==> flow/design.v <==
`timescale 1ns / 1ps
package ascon_pkg;
    typedef logic [0:4][63:0] t_state_array;
    typedef logic [0:11][7:0] t_constant_addition;
    typedef logic [0:31][7:0] t_substitution;
    /*verilator lint_off UNUSEDPARAM*/
    localparam t_constant_addition C_LUT_ADDITION = {
        8'hF0,
        8'hE1,
        8'hD2,
        8'hC3,
        8'hB4,
        8'hA5,
        8'h96,
        8'h87,
        8'h78,
        8'h69,
        8'h5A,
        8'h4B
    };
    localparam t_substitution C_LUT_SBOX = {
        8'h04,
        8'h0B,
        8'h1F,
        8'h14,
        8'h1A,
        8'h15,
        8'h09,
        8'h02,
        8'h1B,
        8'h05,
        8'h08,
        8'h12,
        8'h1D,
        8'h03,
        8'h06,
        8'h1C,
        8'h1E,
        8'h13,
        8'h07,
        8'h0E,
        8'h00,
        8'h0D,
        8'h11,
        8'h18,
        8'h10,
        8'h0C,
        8'h01,
        8'h19,
        8'h16,
        8'h0A,
        8'h0F,
        8'h17
    };
    /*verilator lint_on UNUSEDPARAM*/
endpackage : ascon_pkg
`timescale 1ns / 1ps
module ascon_fsm (
    input  logic                clock,                        
    input  logic                reset_n,                      
    input  logic                i_sys_enable,                 
    input  logic                i_start,                      
    input  logic                i_data_valid,                 
    input  logic unsigned [3:0] i_round_count,                
    input  logic unsigned [1:0] i_block_count,                
    output logic                o_valid_cipher,               
    output logic                o_done,                       
    output logic                o_mux_select,                 
    output logic                o_enable_xor_data_begin,      
    output logic                o_enable_xor_key_begin,       
    output logic                o_enable_xor_key_end,         
    output logic                o_enable_xor_lsb_end,         
    output logic                o_enable_state_reg,           
    output logic                o_enable_cipher_reg,          
    output logic                o_enable_tag_reg,             
    output logic                o_enable_round_counter,       
    output logic                o_reset_round_counter_to_6,   
    output logic                o_reset_round_counter_to_0,   
    output logic                o_enable_block_counter,       
    output logic                o_reset_block_counter,        
    output logic                o_ready                       
);
    typedef enum logic unsigned [4:0] {
        STATE_IDLE,                      
        STATE_CONFIGURATION,             
        STATE_START_INITIALIZATION,      
        STATE_PROCESS_INITIALIZATION,    
        STATE_END_INITIALIZATION,        
        STATE_IDLE_ASSOCIATED_DATA,      
        STATE_START_ASSOCIATED_DATA,     
        STATE_PROCESS_ASSOCIATED_DATA,   
        STATE_END_ASSOCIATED_DATA,       
        STATE_IDLE_PLAIN_TEXT,           
        STATE_START_PLAIN_TEXT,          
        STATE_PROCESS_PLAIN_TEXT,        
        STATE_END_PLAIN_TEXT,            
        STATE_IDLE_FINALIZATION,         
        STATE_START_FINALIZATION,        
        STATE_PROCESS_FINALIZATION,      
        STATE_END_FINALIZATION           
    } type_state_e;
    logic next_o_valid_cipher;               
    logic next_o_done;                       
    logic next_o_mux_select;                 
    logic next_o_enable_xor_data_begin;      
    logic next_o_enable_xor_key_begin;       
    logic next_o_enable_xor_key_end;         
    logic next_o_enable_xor_lsb_end;         
    logic next_o_enable_state_reg;           
    logic next_o_enable_cipher_reg;          
    logic next_o_enable_tag_reg;             
    logic next_o_enable_round_counter;       
    logic next_o_reset_round_counter_to_6;   
    logic next_o_reset_round_counter_to_0;   
    logic next_o_enable_block_counter;       
    logic next_o_reset_block_counter;        
    type_state_e
        current_state,   
        next_state;      
    always_ff @(posedge clock or negedge reset_n) begin
        if (!reset_n) begin
            current_state <= STATE_IDLE;
        end
        else if (i_sys_enable) begin
            current_state <= next_state;
        end
        else begin
            current_state <= STATE_IDLE;
        end
    end
    assign o_ready = (current_state == STATE_IDLE_ASSOCIATED_DATA) || (current_state == STATE_IDLE_PLAIN_TEXT) ||
        (current_state == STATE_IDLE_FINALIZATION);
    always_comb begin
        next_state = STATE_IDLE;
        unique case (current_state)
            STATE_IDLE: begin
                if (i_start) begin
                    next_state = STATE_CONFIGURATION;
                end
            end
            STATE_CONFIGURATION: begin
                next_state = STATE_START_INITIALIZATION;
            end
            STATE_START_INITIALIZATION: begin
                next_state = STATE_PROCESS_INITIALIZATION;
            end
            STATE_PROCESS_INITIALIZATION: begin
                if (i_round_count >= 4'h9) begin
                    next_state = STATE_END_INITIALIZATION;
                end
                else begin
                    next_state = STATE_PROCESS_INITIALIZATION;
                end
            end
            STATE_END_INITIALIZATION: begin
                next_state = STATE_IDLE_ASSOCIATED_DATA;
            end
            STATE_IDLE_ASSOCIATED_DATA: begin
                if (i_data_valid) begin
                    next_state = STATE_START_ASSOCIATED_DATA;
                end
                else begin
                    next_state = STATE_IDLE_ASSOCIATED_DATA;
                end
            end
            STATE_START_ASSOCIATED_DATA: begin
                next_state = STATE_PROCESS_ASSOCIATED_DATA;
            end
            STATE_PROCESS_ASSOCIATED_DATA: begin
                if (i_round_count >= 4'h9) begin
                    next_state = STATE_END_ASSOCIATED_DATA;
                end
                else begin
                    next_state = STATE_PROCESS_ASSOCIATED_DATA;
                end
            end
            STATE_END_ASSOCIATED_DATA: begin
                next_state = STATE_IDLE_PLAIN_TEXT;
            end
            STATE_IDLE_PLAIN_TEXT: begin
                if (i_data_valid) begin
                    next_state = STATE_START_PLAIN_TEXT;
                end
                else begin
                    next_state = STATE_IDLE_PLAIN_TEXT;
                end
            end
            STATE_START_PLAIN_TEXT: begin
                next_state = STATE_PROCESS_PLAIN_TEXT;
            end
            STATE_PROCESS_PLAIN_TEXT: begin
                if (i_round_count >= 4'h9) begin
                    next_state = STATE_END_PLAIN_TEXT;
                end
                else begin
                    next_state = STATE_PROCESS_PLAIN_TEXT;
                end
            end
            STATE_END_PLAIN_TEXT: begin
                if (i_block_count >= 2'b11) begin
                    next_state = STATE_IDLE_FINALIZATION;
                end
                else begin
                    next_state = STATE_IDLE_PLAIN_TEXT;
                end
            end
            STATE_IDLE_FINALIZATION: begin
                if (i_data_valid) begin
                    next_state = STATE_START_FINALIZATION;
                end
                else begin
                    next_state = STATE_IDLE_FINALIZATION;
                end
            end
            STATE_START_FINALIZATION: begin
                next_state = STATE_PROCESS_FINALIZATION;
            end
            STATE_PROCESS_FINALIZATION: begin
                if (i_round_count >= 4'h9) begin
                    next_state = STATE_END_FINALIZATION;
                end
                else begin
                    next_state = STATE_PROCESS_FINALIZATION;
                end
            end
            STATE_END_FINALIZATION: begin
                next_state = STATE_IDLE;
            end
            /*verilator coverage_off*/
            default: begin
                next_state = STATE_IDLE;
            end
            /*verilator coverage_on*/
        endcase
    end
    always_comb begin
        next_o_valid_cipher             = 0;
        next_o_done                     = 0;
        next_o_mux_select               = 1;
        next_o_enable_xor_data_begin    = 0;
        next_o_enable_xor_key_begin     = 0;
        next_o_enable_xor_key_end       = 0;
        next_o_enable_xor_lsb_end       = 0;
        next_o_enable_state_reg         = 1;
        next_o_enable_cipher_reg        = 0;
        next_o_enable_tag_reg           = 0;
        next_o_enable_round_counter     = 0;
        next_o_reset_round_counter_to_6 = 0;
        next_o_reset_round_counter_to_0 = 0;
        next_o_enable_block_counter     = 0;
        next_o_reset_block_counter      = 0;
        unique case (current_state)
            STATE_IDLE: begin
                next_o_enable_state_reg = 0;
            end
            STATE_CONFIGURATION: begin
                next_o_enable_state_reg         = 0;
                next_o_mux_select               = 0;
                next_o_reset_round_counter_to_0 = 1;
            end
            STATE_START_INITIALIZATION: begin
                next_o_mux_select           = 0;
                next_o_enable_round_counter = 1;
            end
            STATE_PROCESS_INITIALIZATION: begin
                next_o_enable_round_counter = 1;
            end
            STATE_END_INITIALIZATION: begin
                next_o_enable_xor_key_end = 1;
            end
            STATE_IDLE_ASSOCIATED_DATA: begin
                next_o_enable_state_reg         = 0;
                next_o_reset_round_counter_to_6 = 1;
            end
            STATE_START_ASSOCIATED_DATA: begin
                next_o_enable_round_counter  = 1;
                next_o_enable_xor_data_begin = 1;
            end
            STATE_PROCESS_ASSOCIATED_DATA: begin
                next_o_enable_round_counter = 1;
            end
            STATE_END_ASSOCIATED_DATA: begin
                next_o_enable_xor_lsb_end  = 1;
                next_o_reset_block_counter = 1;
            end
            STATE_IDLE_PLAIN_TEXT: begin
                next_o_enable_state_reg         = 0;
                next_o_reset_round_counter_to_6 = 1;
            end
            STATE_START_PLAIN_TEXT: begin
                next_o_enable_round_counter  = 1;
                next_o_enable_xor_data_begin = 1;
                next_o_enable_block_counter  = 1;
                next_o_enable_cipher_reg     = 1;
                next_o_valid_cipher          = 1;
            end
            STATE_PROCESS_PLAIN_TEXT: begin
                next_o_enable_round_counter = 1;
            end
            STATE_END_PLAIN_TEXT: begin
                next_o_enable_round_counter = 1;
            end
            STATE_IDLE_FINALIZATION: begin
                next_o_enable_round_counter     = 1;
                next_o_enable_state_reg         = 0;
                next_o_reset_round_counter_to_0 = 1;
            end
            STATE_START_FINALIZATION: begin
                next_o_enable_round_counter  = 1;
                next_o_enable_xor_data_begin = 1;
                next_o_enable_xor_key_begin  = 1;
                next_o_enable_cipher_reg     = 1;
                next_o_valid_cipher          = 1;
            end
            STATE_PROCESS_FINALIZATION: begin
                next_o_enable_round_counter = 1;
            end
            STATE_END_FINALIZATION: begin
                next_o_enable_xor_key_end = 1;
                next_o_enable_tag_reg     = 1;
                next_o_done               = 1;
            end
            /*verilator coverage_off*/
            default: begin
                next_o_valid_cipher             = 0;
                next_o_done                     = 0;
                next_o_mux_select               = 1;
                next_o_enable_xor_data_begin    = 0;
                next_o_enable_xor_key_begin     = 0;
                next_o_enable_xor_key_end       = 0;
                next_o_enable_xor_lsb_end       = 0;
                next_o_enable_state_reg         = 1;
                next_o_enable_cipher_reg        = 0;
                next_o_enable_tag_reg           = 0;
                next_o_enable_round_counter     = 0;
                next_o_reset_round_counter_to_6 = 0;
                next_o_reset_round_counter_to_0 = 0;
                next_o_enable_block_counter     = 0;
                next_o_reset_block_counter      = 0;
            end
            /*verilator coverage_on*/
        endcase
    end
    always_ff @(posedge clock or negedge reset_n) begin
        if (!reset_n) begin
            o_valid_cipher             <= 0;
            o_done                     <= 0;
            o_mux_select               <= 1;
            o_enable_xor_data_begin    <= 0;
            o_enable_xor_key_begin     <= 0;
            o_enable_xor_key_end       <= 0;
            o_enable_xor_lsb_end       <= 0;
            o_enable_state_reg         <= 0;
            o_enable_cipher_reg        <= 0;
            o_enable_tag_reg           <= 0;
            o_enable_round_counter     <= 0;
            o_reset_round_counter_to_6 <= 0;
            o_reset_round_counter_to_0 <= 0;
            o_enable_block_counter     <= 0;
            o_reset_block_counter      <= 0;
        end
        else if (i_sys_enable) begin
            o_valid_cipher             <= next_o_valid_cipher;
            o_done                     <= next_o_done;
            o_mux_select               <= next_o_mux_select;
            o_enable_xor_data_begin    <= next_o_enable_xor_data_begin;
            o_enable_xor_key_begin     <= next_o_enable_xor_key_begin;
            o_enable_xor_key_end       <= next_o_enable_xor_key_end;
            o_enable_xor_lsb_end       <= next_o_enable_xor_lsb_end;
            o_enable_state_reg         <= next_o_enable_state_reg;
            o_enable_cipher_reg        <= next_o_enable_cipher_reg;
            o_enable_tag_reg           <= next_o_enable_tag_reg;
            o_enable_round_counter     <= next_o_enable_round_counter;
            o_reset_round_counter_to_6 <= next_o_reset_round_counter_to_6;
            o_reset_round_counter_to_0 <= next_o_reset_round_counter_to_0;
            o_enable_block_counter     <= next_o_enable_block_counter;
            o_reset_block_counter      <= next_o_reset_block_counter;
        end
        else begin
            o_valid_cipher             <= 0;
            o_done                     <= 0;
            o_mux_select               <= 1;
            o_enable_xor_data_begin    <= 0;
            o_enable_xor_key_begin     <= 0;
            o_enable_xor_key_end       <= 0;
            o_enable_xor_lsb_end       <= 0;
            o_enable_state_reg         <= 0;
            o_enable_cipher_reg        <= 0;
            o_enable_tag_reg           <= 0;
            o_enable_round_counter     <= 0;
            o_reset_round_counter_to_6 <= 0;
            o_reset_round_counter_to_0 <= 0;
            o_enable_block_counter     <= 0;
            o_reset_block_counter      <= 0;
        end
    end
endmodule
`timescale 1ns / 1ps
module xor_begin
(
    input  logic         [319:0]         i_state,             
    input  logic         [ 63:0] i_data,              
    input  logic         [127:0] i_key,               
    input  logic                 i_enable_xor_key,    
    input  logic                 i_enable_xor_data,   
    output logic         [319:0]         o_state              
);
    assign o_state[319:256] = i_enable_xor_data ? (i_state[319:256] ^ i_data) : i_state[319:256];
    assign o_state[255:192] = i_enable_xor_key ? (i_state[255:192] ^ i_key[127:64]) : i_state[255:192];
    assign o_state[191:128] = i_enable_xor_key ? (i_state[191:128] ^ i_key[63:0]) : i_state[191:128];
    assign o_state[127:64] = i_state[127:64];
    assign o_state[63:0] = i_state[63:0];
endmodule
`timescale 1ns / 1ps
module xor_end
(
    input  logic         [319:0]         i_state,            
    input  logic         [127:0] i_key,              
    input  logic                 i_enable_xor_key,   
    input  logic                 i_enable_xor_lsb,   
    output logic         [319:0]         o_state             
);
    logic [63:0] state_part_4_xored_with_lsb;   
    assign state_part_4_xored_with_lsb = {i_state[63:1], i_state[0] ^ i_enable_xor_lsb};
    assign o_state[319:256] = i_state[319:256];
    assign o_state[255:192] = i_state[255:192];
    assign o_state[191:128] = i_state[191:128];
    assign o_state[127:64] = i_enable_xor_key ? (i_state[127:64] ^ i_key[127:64]) : i_state[127:64];
    assign
        o_state[63:0] = i_enable_xor_key ? (state_part_4_xored_with_lsb ^ i_key[63:0]) : state_part_4_xored_with_lsb;
endmodule
`timescale 1ns / 1ps
module addition_layer
(
    input  logic         [3:0] i_round,   
    input  logic         [319:0]       i_state,   
    output logic         [319:0]       o_state    
);
    assign o_state[319:256] = i_state[319:256];
    assign o_state[255:192] = i_state[255:192];
    logic [7:0] s_round_constant;   
    always_comb begin
        case (i_round)
            4'd0 : s_round_constant = 8'hF0;
            4'd1 : s_round_constant = 8'hE1;
            4'd2 : s_round_constant = 8'hD2;
            4'd3 : s_round_constant = 8'hC3;
            4'd4 : s_round_constant = 8'hB4;
            4'd5 : s_round_constant = 8'hA5;
            4'd6 : s_round_constant = 8'h96;
            4'd7 : s_round_constant = 8'h87;
            4'd8 : s_round_constant = 8'h78;
            4'd9 : s_round_constant = 8'h69;
            4'd10: s_round_constant = 8'h5A;
            4'd11: s_round_constant = 8'h4B;
            default: s_round_constant = 8'h00;
        endcase
    end
    assign o_state[191:128] = i_state[191:128] ^ {56'h00000000000000, s_round_constant};
    assign o_state[127:64] = i_state[127:64];
    assign o_state[63:0] = i_state[63:0];
endmodule
`timescale 1ns / 1ps
module sbox
(
    input  logic unsigned [4:0] i_data,   
    output logic          [4:0] o_data    
);
    always_comb begin
        case (i_data)
            5'd0 : o_data = 5'h04;
            5'd1 : o_data = 5'h0B;
            5'd2 : o_data = 5'h1F;
            5'd3 : o_data = 5'h14;
            5'd4 : o_data = 5'h1A;
            5'd5 : o_data = 5'h15;
            5'd6 : o_data = 5'h09;
            5'd7 : o_data = 5'h02;
            5'd8 : o_data = 5'h1B;
            5'd9 : o_data = 5'h05;
            5'd10: o_data = 5'h08;
            5'd11: o_data = 5'h12;
            5'd12: o_data = 5'h1D;
            5'd13: o_data = 5'h03;
            5'd14: o_data = 5'h06;
            5'd15: o_data = 5'h1C;
            5'd16: o_data = 5'h1E;
            5'd17: o_data = 5'h13;
            5'd18: o_data = 5'h07;
            5'd19: o_data = 5'h0E;
            5'd20: o_data = 5'h00;
            5'd21: o_data = 5'h0D;
            5'd22: o_data = 5'h11;
            5'd23: o_data = 5'h18;
            5'd24: o_data = 5'h10;
            5'd25: o_data = 5'h0C;
            5'd26: o_data = 5'h01;
            5'd27: o_data = 5'h19;
            5'd28: o_data = 5'h16;
            5'd29: o_data = 5'h0A;
            5'd30: o_data = 5'h0F;
            5'd31: o_data = 5'h17;
            default: o_data = 5'h00;
        endcase
    end
endmodule
`timescale 1ns / 1ps
module substitution_layer
#(
    parameter int G_NUM_SBOXES = 64   
) (
    input  logic         [319:0] i_state,   
    output logic         [319:0] o_state    
);
    for (genvar i = 0; i < G_NUM_SBOXES; i = i + 1) begin : g_sbox
        sbox sbox_i (
            .i_data({i_state[256+i], i_state[192+i], i_state[128+i], i_state[64+i], i_state[0+i]}),
            .o_data({o_state[256+i], o_state[192+i], o_state[128+i], o_state[64+i], o_state[0+i]})
        );
    end
endmodule
`timescale 1ns / 1ps
module diffusion_layer
(
    input  logic         [319:0] i_state,   
    output logic         [319:0] o_state    
);
    assign o_state[319:256] = i_state[319:256] ^ {i_state[274:256], i_state[319:275]} ^ {i_state[283:256], i_state[319:284]};
    assign o_state[255:192] = i_state[255:192] ^ {i_state[252:192], i_state[255:253]} ^ {i_state[230:192], i_state[255:231]};
    assign o_state[191:128] = i_state[191:128] ^ {i_state[128], i_state[191:129]} ^ {i_state[133:128], i_state[191:134]};
    assign o_state[127:64] = i_state[127:64] ^ {i_state[73:64], i_state[127:74]} ^ {i_state[80:64], i_state[127:81]};
    assign o_state[63:0] = i_state[63:0] ^ {i_state[6:0], i_state[63:7]} ^ {i_state[40:0], i_state[63:41]};
endmodule
 `timescale 1ns / 1ps
module permutation
(
    input  logic                 clock,                     
    input  logic                 reset_n,                   
    input  logic                 i_sys_enable,              
    input  logic                 i_mux_select,              
    input  logic                 i_enable_xor_key_begin,    
    input  logic                 i_enable_xor_data_begin,   
    input  logic                 i_enable_xor_key_end,      
    input  logic                 i_enable_xor_lsb_end,      
    input  logic                 i_enable_cipher_reg,       
    input  logic                 i_enable_tag_reg,          
    input  logic                 i_enable_state_reg,        
    input  logic         [319:0]         i_state,                   
    input  logic         [  3:0] i_round,                   
    input  logic         [ 63:0] i_data,                    
    input  logic         [127:0] i_key,                     
    output logic         [319:0]         o_state,                   
    output logic         [ 63:0] o_cipher,                  
    output logic         [127:0] o_tag                      
);
    logic         [319:0]
        state_mux_output,                    
        state_xor_begin_output,              
        state_adder_output,                  
        state_substitution_layer_output,     
        state_diffusion_output,              
        state_xor_end_output,                
        state_output_reg;                    
    logic [ 63:0] o_cipher_reg;              
    logic [127:0] o_tag_reg;                 
    assign state_mux_output = (i_mux_select == 1'b0) ? i_state : state_output_reg;
    xor_begin xor_begin_1 (
        .i_state          (state_mux_output),
        .i_data           (i_data),
        .i_key            (i_key),
        .i_enable_xor_key (i_enable_xor_key_begin),
        .i_enable_xor_data(i_enable_xor_data_begin),
        .o_state          (state_xor_begin_output)
    );
    addition_layer addition_layer_1 (
        .i_round(i_round),
        .i_state(state_xor_begin_output),
        .o_state(state_adder_output)
    );
    substitution_layer #(
        .G_NUM_SBOXES(64)
    ) substitution_layer_1 (
        .i_state(state_adder_output),
        .o_state(state_substitution_layer_output)
    );
    diffusion_layer diffusion_layer_1 (
        .i_state(state_substitution_layer_output),
        .o_state(state_diffusion_output)
    );
    xor_end xor_end_1 (
        .i_state         (state_diffusion_output),
        .i_key           (i_key),
        .i_enable_xor_key(i_enable_xor_key_end),
        .i_enable_xor_lsb(i_enable_xor_lsb_end),
        .o_state         (state_xor_end_output)
    );
    always_ff @(posedge clock or negedge reset_n) begin
        if (!reset_n) begin
            state_output_reg <= '0;
            o_cipher_reg     <= 0;
            o_tag_reg        <= 0;
        end
        else if (i_sys_enable) begin
            if (i_enable_state_reg) begin
                state_output_reg <= state_xor_end_output;
            end
            if (i_enable_cipher_reg) begin
                o_cipher_reg <= state_xor_begin_output[319:256];
            end
            if (i_enable_tag_reg) begin
                o_tag_reg <= {state_xor_end_output[127:64], state_xor_end_output[63:0]};
            end
        end
        else begin
            state_output_reg <= '0;
            o_cipher_reg     <= 0;
            o_tag_reg        <= 0;
        end
    end
    assign o_state  = state_output_reg;
    assign o_cipher = o_cipher_reg;
    assign o_tag    = o_tag_reg;
endmodule
`timescale 1ns / 1ps
module ascon
(
    input  logic         clock,            
    input  logic         reset_n,          
    input  logic         i_sys_enable,     
    input  logic         i_start,          
    input  logic         i_data_valid,     
    input  logic [ 63:0] i_data,           
    input  logic [127:0] i_key,            
    input  logic [127:0] i_nonce,          
    output logic [ 63:0] o_cipher,         
    output logic [127:0] o_tag,            
    output logic         o_valid_cipher,   
    output logic         o_done,           
    output logic         o_ready           
);
    logic
        s_mux_select,                       
        s_enable_xor_data_begin,            
        s_enable_xor_key_begin,             
        s_enable_xor_key_end,               
        s_enable_xor_lsb_end,               
        s_enable_state_reg,                 
        s_enable_cipher_reg,                
        s_enable_tag_reg,                   
        s_enable_round_counter,             
        s_reset_round_counter_to_6,         
        s_reset_round_counter_to_0,         
        s_enable_block_counter,             
        s_reset_block_counter,              
        s_valid_cipher,                     
        reg_valid_cipher,                   
        s_done,                             
        reg_done;                           
    logic         [319:0]       o_state;            
    logic         [3:0] reg_round_counter;  
    logic         [1:0] reg_block_counter;  
    ascon_fsm ascon_fsm_inst (
        .clock                     (clock),
        .reset_n                   (reset_n),
        .i_sys_enable              (i_sys_enable),
        .i_start                   (i_start),
        .i_data_valid              (i_data_valid),
        .i_round_count             (reg_round_counter),
        .i_block_count             (reg_block_counter),
        .o_valid_cipher            (s_valid_cipher),
        .o_done                    (s_done),
        .o_mux_select              (s_mux_select),
        .o_enable_xor_data_begin   (s_enable_xor_data_begin),
        .o_enable_xor_key_begin    (s_enable_xor_key_begin),
        .o_enable_xor_key_end      (s_enable_xor_key_end),
        .o_enable_xor_lsb_end      (s_enable_xor_lsb_end),
        .o_enable_state_reg        (s_enable_state_reg),
        .o_enable_cipher_reg       (s_enable_cipher_reg),
        .o_enable_tag_reg          (s_enable_tag_reg),
        .o_enable_round_counter    (s_enable_round_counter),
        .o_reset_round_counter_to_6(s_reset_round_counter_to_6),
        .o_reset_round_counter_to_0(s_reset_round_counter_to_0),
        .o_enable_block_counter    (s_enable_block_counter),
        .o_reset_block_counter     (s_reset_block_counter),
        .o_ready                   (o_ready)
    );
    permutation permutation_inst (
        .clock                  (clock),
        .reset_n                (reset_n),
        .i_sys_enable           (i_sys_enable),
        .i_mux_select           (s_mux_select),
        .i_enable_xor_key_begin (s_enable_xor_key_begin),
        .i_enable_xor_data_begin(s_enable_xor_data_begin),
        .i_enable_xor_key_end   (s_enable_xor_key_end),
        .i_enable_xor_lsb_end   (s_enable_xor_lsb_end),
        .i_enable_cipher_reg    (s_enable_cipher_reg),
        .i_enable_tag_reg       (s_enable_tag_reg),
        .i_enable_state_reg     (s_enable_state_reg),
        .i_state                ({i_data, i_key[127:64], i_key[63:0], i_nonce[127:64], i_nonce[63:0]}),
        .i_round                (reg_round_counter),
        .i_data                 (i_data),
        .i_key                  (i_key),
        .o_state                (o_state),
        .o_cipher               (o_cipher),
        .o_tag                  (o_tag)
    );
    always_ff @(posedge clock or negedge reset_n) begin
        if (!reset_n) begin
            reg_round_counter <= 4'b0;
            reg_block_counter <= 2'b0;
            reg_valid_cipher  <= 1'b0;
            reg_done          <= 1'b0;
        end
        else if (i_sys_enable) begin
            reg_valid_cipher <= s_valid_cipher;
            reg_done         <= s_done;
            if (s_reset_round_counter_to_6) begin
                reg_round_counter <= 4'd6;
            end
            else if (s_reset_round_counter_to_0) begin
                reg_round_counter <= 4'b0;
            end
            else if (s_enable_round_counter) begin
                reg_round_counter <= reg_round_counter + 4'b0001;
            end
            if (s_reset_block_counter) begin
                reg_block_counter <= 2'b00;
            end
            else if (s_enable_block_counter) begin
                reg_block_counter <= reg_block_counter + 2'b01;
            end
        end
        else begin
            reg_round_counter <= 4'b0;
            reg_block_counter <= 2'b0;
            reg_valid_cipher  <= 1'b0;
            reg_done          <= 1'b0;
        end
    end
    assign o_valid_cipher = reg_valid_cipher;
    assign o_done         = reg_done;
endmodule
# == From RTL to reports: ascon ==
# The steps from the RTL of ascon to its reports follow in flow order.
# Line numbers count from 1 in the design file above.
# Operators: Yosys type, input widths -> output width; for muxes data width and select width s.
# Library cell names are shortened.
# A cell with n/a has no value.
# inputs
top_module,ascon
clock_port,clock
library,sky130hd
pvt_corner,tt_025C_1v80

# == Word-level counts ==
# Counts by Yosys on the flattened word-level netlist (proc, flatten, opt, wreduce; memories kept). Register bits leave out memories and registers merged into their read ports (data or address). Print and check cells are left out.
# Yosys's memory passes give these memory sizes; they may raise the number of words (mostly to a power of two), join words into wider ones and drop unused or constant bits.
# word_totals
reg_bits,540
rom_bits,10848
mem_count,66
in_bits,325
# op_classes
add_sub_neg,2
compare,2
n_eq,20
n_mux,47
bitwise,17
n_reduce_logical,3
# memory_table
name,size,word_bits,read_ports,write_ports,line_no,text
(name not given),32,15,1,0,252,unique case (current_state)
(name not given),32,5,1,0,470,case (i_data)
(name not given),32,5,1,0,470,
(name not given),32,5,1,0,470,
(name not given),32,5,1,0,470,
(name not given),32,5,1,0,470,
# Memories not listed: 60.
# ops
cell,n
$xor 64x64->64,15
$mux 320,3
$mux 64,7
$mux 128,2
$pmux 5 s16,1
$xor 64x8->64,1
$eq 5x4->1 const B,8
$eq 5x3->1 const B,4
$mux 4,5
$mux 1,18
$mux 2,6
$eq 5x2->1 const B,2
$mux 5,2
$mux 3,3
$ne 2x1->1 const B,3
$eq 5x1->1 const B,1
$logic_not 5->1,1
$add 4x1->4 const B,1
$ne 4x1->1 const B,1
$ge 4x4->1 const B,1
$ne 3x1->1 const B,1
$logic_or 1x1->1,2
$add 2x1->2 const B,1
$ge 2x2->1 const B,1
$xor 1x1->1,1

# == Longest topological paths ==
# Longest topological path by Yosys (ltp), each cell counted once; first at word level (registers and memories cut), then after technology mapping (sequential cells cut; the memories' decode and read muxes count).
# logic_depth
word_depth,7
ABC_AREA,0
mapped_depth,17
ltp_nobuf,10

# == Synthesis result ==
# Yosys stat after the flow's synthesis: flattened, memories mapped to cells. It holds for the ABC_AREA given above (unset counts as 0); a run with the other value may have another netlist.
# Totals and module areas in this step are rounded.
# synth_totals
mapped_cells,5747
yosys_area_mm2,0.05277
seqArea_mm2,0.01344
flip_flops,537
buffers,361
# types
cell_type,n,area_total_um2
dfrtp_1,536,1.34E+04
mux2i_1,694,6.95E+03
xnor2_1,574,5.03E+03
xnor3_1,165,3.72E+03
nor2_1,569,2.14E+03
a211oi_1,249,1.87E+03
xor2_1,205,1.8E+03
ha_1,137,1.71E+03
a21oi_1,332,1.66E+03
o21ai_0,299,1.5E+03
nand2_1,372,1.4E+03
maj3_1,100,1000.96
nor2b_1,159,994.704
and3b_1,91,797.014
mux2_2,67,754.474
clkbuf_1,196,735.706
o21a_1,91,683.155
nand3b_1,88,660.634
# Not listed: further types 54, cells in them 823.
# The figures by module come from a second, unflattened synthesis with its own total; it is not the netlist above.
# unflattened
cells_unflattened,5545
area_unflattened_mm2,0.05924
# Rows give one instance, submodules left out.
# modules
module,instances,cells,mod_area_mm2,seq_area_mm2
permutation,1,2006,0.02732,0.01281
sbox,64,28,0.0002177,0
diffusion_layer,1,320,0.007619,0
xor_begin,1,533,0.00357,0
xor_end,1,463,0.003206,0
addition_layer,1,326,0.002454,0
ascon_fsm,1,74,0.0007945,0.0004267
ascon,1,31,0.0003491,0.0002002
substitution_layer #(G_NUM_SBOXES=64),1,0,0,0

# == Path before layout ==
# OpenSTA on the mapped netlist: ideal clock, no wires. The path of least setup slack (recovery checks aside). Input and output delay are each 20% of the period. Register names are those of the netlist, which keeps one name where synthesis merged equal registers.
# synth_timing
kind,input-to-reg
start,in i_nonce[45]
end,reg permutation_inst.state_output_reg[198]
tclk_ns,10.0
launch_ns,2.000
arrival_ns,3.951
setup_slack_ns,5.923
path_delay_ns,2.077
driving_pins,9
path_buffers,0
synth_period_reached_ns,4.077
# "path_delay_ns" = arrival - input delay + setup time.
# "driving_pins": output pins that drive a net of the path, with the launching flip-flop's if there is one; two outputs of one cell count as two.
# "synth_period_reached_ns" = period - worst setup slack (recovery checks aside). The figure is calculated, with input and output delays left at 20% of the set period.
# Between the ends stands the longest chain of elaborated cells between them, by number of cells; it is not shown to be the way that was timed. Of several equally long chains one is given.
# Each line given opens the expression or statement behind the cell; cells for indexed reads and writes are added by Yosys, which also makes memories of some case tables.
# The chain passes a memory read, where the word-level depth is cut; so it can be longer than that depth.
# At most two assigning lines are given for a register; there are more.
# synth_between
path_cell_list,mux2i_1 inv_1 ha_1 inv_1 mux2i_4 xor2_2 xnor3_1 and3_1 a311o_1
elab_chain_cells,5
cone_cells,5
lines_between,5
cone_classes,3 x mux; 1 x logic; 1 x memory
# synth_lines
element,line_no,text
"start, declared",634,"input  logic [127:0] i_nonce,"
$mux 320,566,assign state_mux_output = (i_mux_select == 1'b0) ? i_state : state_output_reg;
$mem_v2 32x5,470,case (i_data)
$xor 64x64->64,529,"assign o_state[255:192] = i_state[255:192] ^ {i_state[252:192], i_state[255:253]} ^ {i_state[230:192], i_state ..."
$mux 320,604,if (i_enable_state_reg) begin
$mux 320,603,else if (i_sys_enable) begin
"end, assigned",599,state_output_reg <= '0;
"end, assigned",605,state_output_reg <= state_xor_end_output;
"end, declared",563,state_output_reg;

# == Timing after layout ==
# From the final timing report of run 1: the path of least setup slack in the routed layout; clock arrival at registers is part of the times.
# layout_timing
kind,reg-to-reg
start,reg ascon_fsm_inst.o_mux_select
end,reg permutation_inst.state_output_reg[198]
tclk_ns,10.4
launch_ns,0.68
arrival_ns,6.53
setup_slack_ns,4.36
driving_pins,12
path_buffers,2
# Between the ends stands the longest chain of elaborated cells between them, by number of cells; it is not shown to be the way that was timed. Of several equally long chains one is given.
# The chain passes a memory read, where the word-level depth is cut; so it can be longer than that depth.
# At most two assigning lines are given for a register; there are more.
# layout_between
path_cell_list,dfstp_4 buf_4 buf_4 mux2i_1 inv_1 ha_1 inv_1 mux2i_4 xor2_2 xnor3_1 and3_1 a311o_1
elab_chain_cells,9
cone_cells,15
lines_between,9
cone_classes,6 x mux; 6 x logic; 3 x memory
# layout_lines
element,line_no,text
"start, declared",68,"output logic                o_mux_select,"
"start, assigned",348,o_mux_select               <= 1;
"start, assigned",365,o_mux_select               <= next_o_mux_select;
$mux 320,566,assign state_mux_output = (i_mux_select == 1'b0) ? i_state : state_output_reg;
$xor 64x64->64,410,assign o_state[191:128] = i_enable_xor_key ? (i_state[191:128] ^ i_key[63:0]) : i_state[191:128];
$mux 64,410,
$xor 64x8->64,459,"assign o_state[191:128] = i_state[191:128] ^ {56'h00000000000000, s_round_constant};"
$mem_v2 32x5,470,case (i_data)
$xor 64x64->64 x2,529,"assign o_state[255:192] = i_state[255:192] ^ {i_state[252:192], i_state[255:253]} ^ {i_state[230:192], i_state ..."
$mux 320,604,if (i_enable_state_reg) begin
$mux 320,603,else if (i_sys_enable) begin
"end, assigned",599,state_output_reg <= '0;
"end, assigned",605,state_output_reg <= state_xor_end_output;
"end, declared",563,state_output_reg;

# Module ascon, platform sky130hd: 6 stored runs of the flow (Yosys, OpenROAD) with differing settings, in no particular order. Input and output delays are each 20% of the period that was set; the output load is 0.01 pF.
# By "achieved_period_ns" is meant the clock period of the run minus its worst setup slack. This is arithmetic on one report: input and output delays are still those of the set period (20% each).
# The measured numbers are rounded.
# Settings: -- = not set for that run.
# Among the results, -- means that no value is shown for the run.
run,CAP_MARGIN,CELL_PAD_IN_SITES_DETAIL_PLACEMENT,CELL_PAD_IN_SITES_GLOBAL_PLACEMENT,CORE_ASPECT_RATIO,CORE_UTILIZATION,CTS_CLUSTER_DIAMETER,CTS_CLUSTER_SIZE,GPL_ROUTABILITY_DRIVEN,GPL_TIMING_DRIVEN,HOLD_SLACK_MARGIN,MAX_ROUTING_LAYER,PLACE_DENSITY_LB_ADDON,SETUP_SLACK_MARGIN,SLEW_MARGIN,TNS_END_PERCENT,period_ns,CORE_MARGIN,ABC_AREA,MIN_ROUTING_LAYER,PLACE_DENSITY,utilization_pct,synthArea_mm2,die_footprint_mm2,setup_tns_ns,final_setup_ws_ns,achieved_period_ns
run 1,15,2,1,0.79,45,222,75,0,1,0.2,met5,0.01,0.15,40,5,10.4,2,--,--,--,52.1,0.05277,0.12,0.000,4.362,6.038
run 2,35,--,1,--,27,--,83,--,--,--,met4,0.1,2.89,20,--,10.0,7,0,met1,--,33.1,0.05277,0.208,0.000,4.726,5.274
run 3,20,--,2,--,58,--,--,--,--,0.18,--,--,0.81,20,--,10.0,7,0,--,--,--,--,--,--,--,--
run 4,35,--,1,--,47,--,83,--,0,--,met4,0.1,2.89,20,--,10.0,7,0,met2,--,--,--,--,--,--,--
run 5,20,--,2,--,58,--,--,--,--,0.18,--,0.1,--,20,--,10.0,7,0,met2,--,--,--,--,--,--,--
run 6,35,--,0,1.56,23,--,49,--,1,--,met5,--,--,20,--,7.49,7,--,--,0.59,28.4,0.05277,0.2434,0.000,2.507,4.983
# Run 3: incomplete, placement halted on GPL-0301
# Run 4: incomplete, routing halted on GRT-0116
# Run 5: incomplete, placement halted on FLW-0024
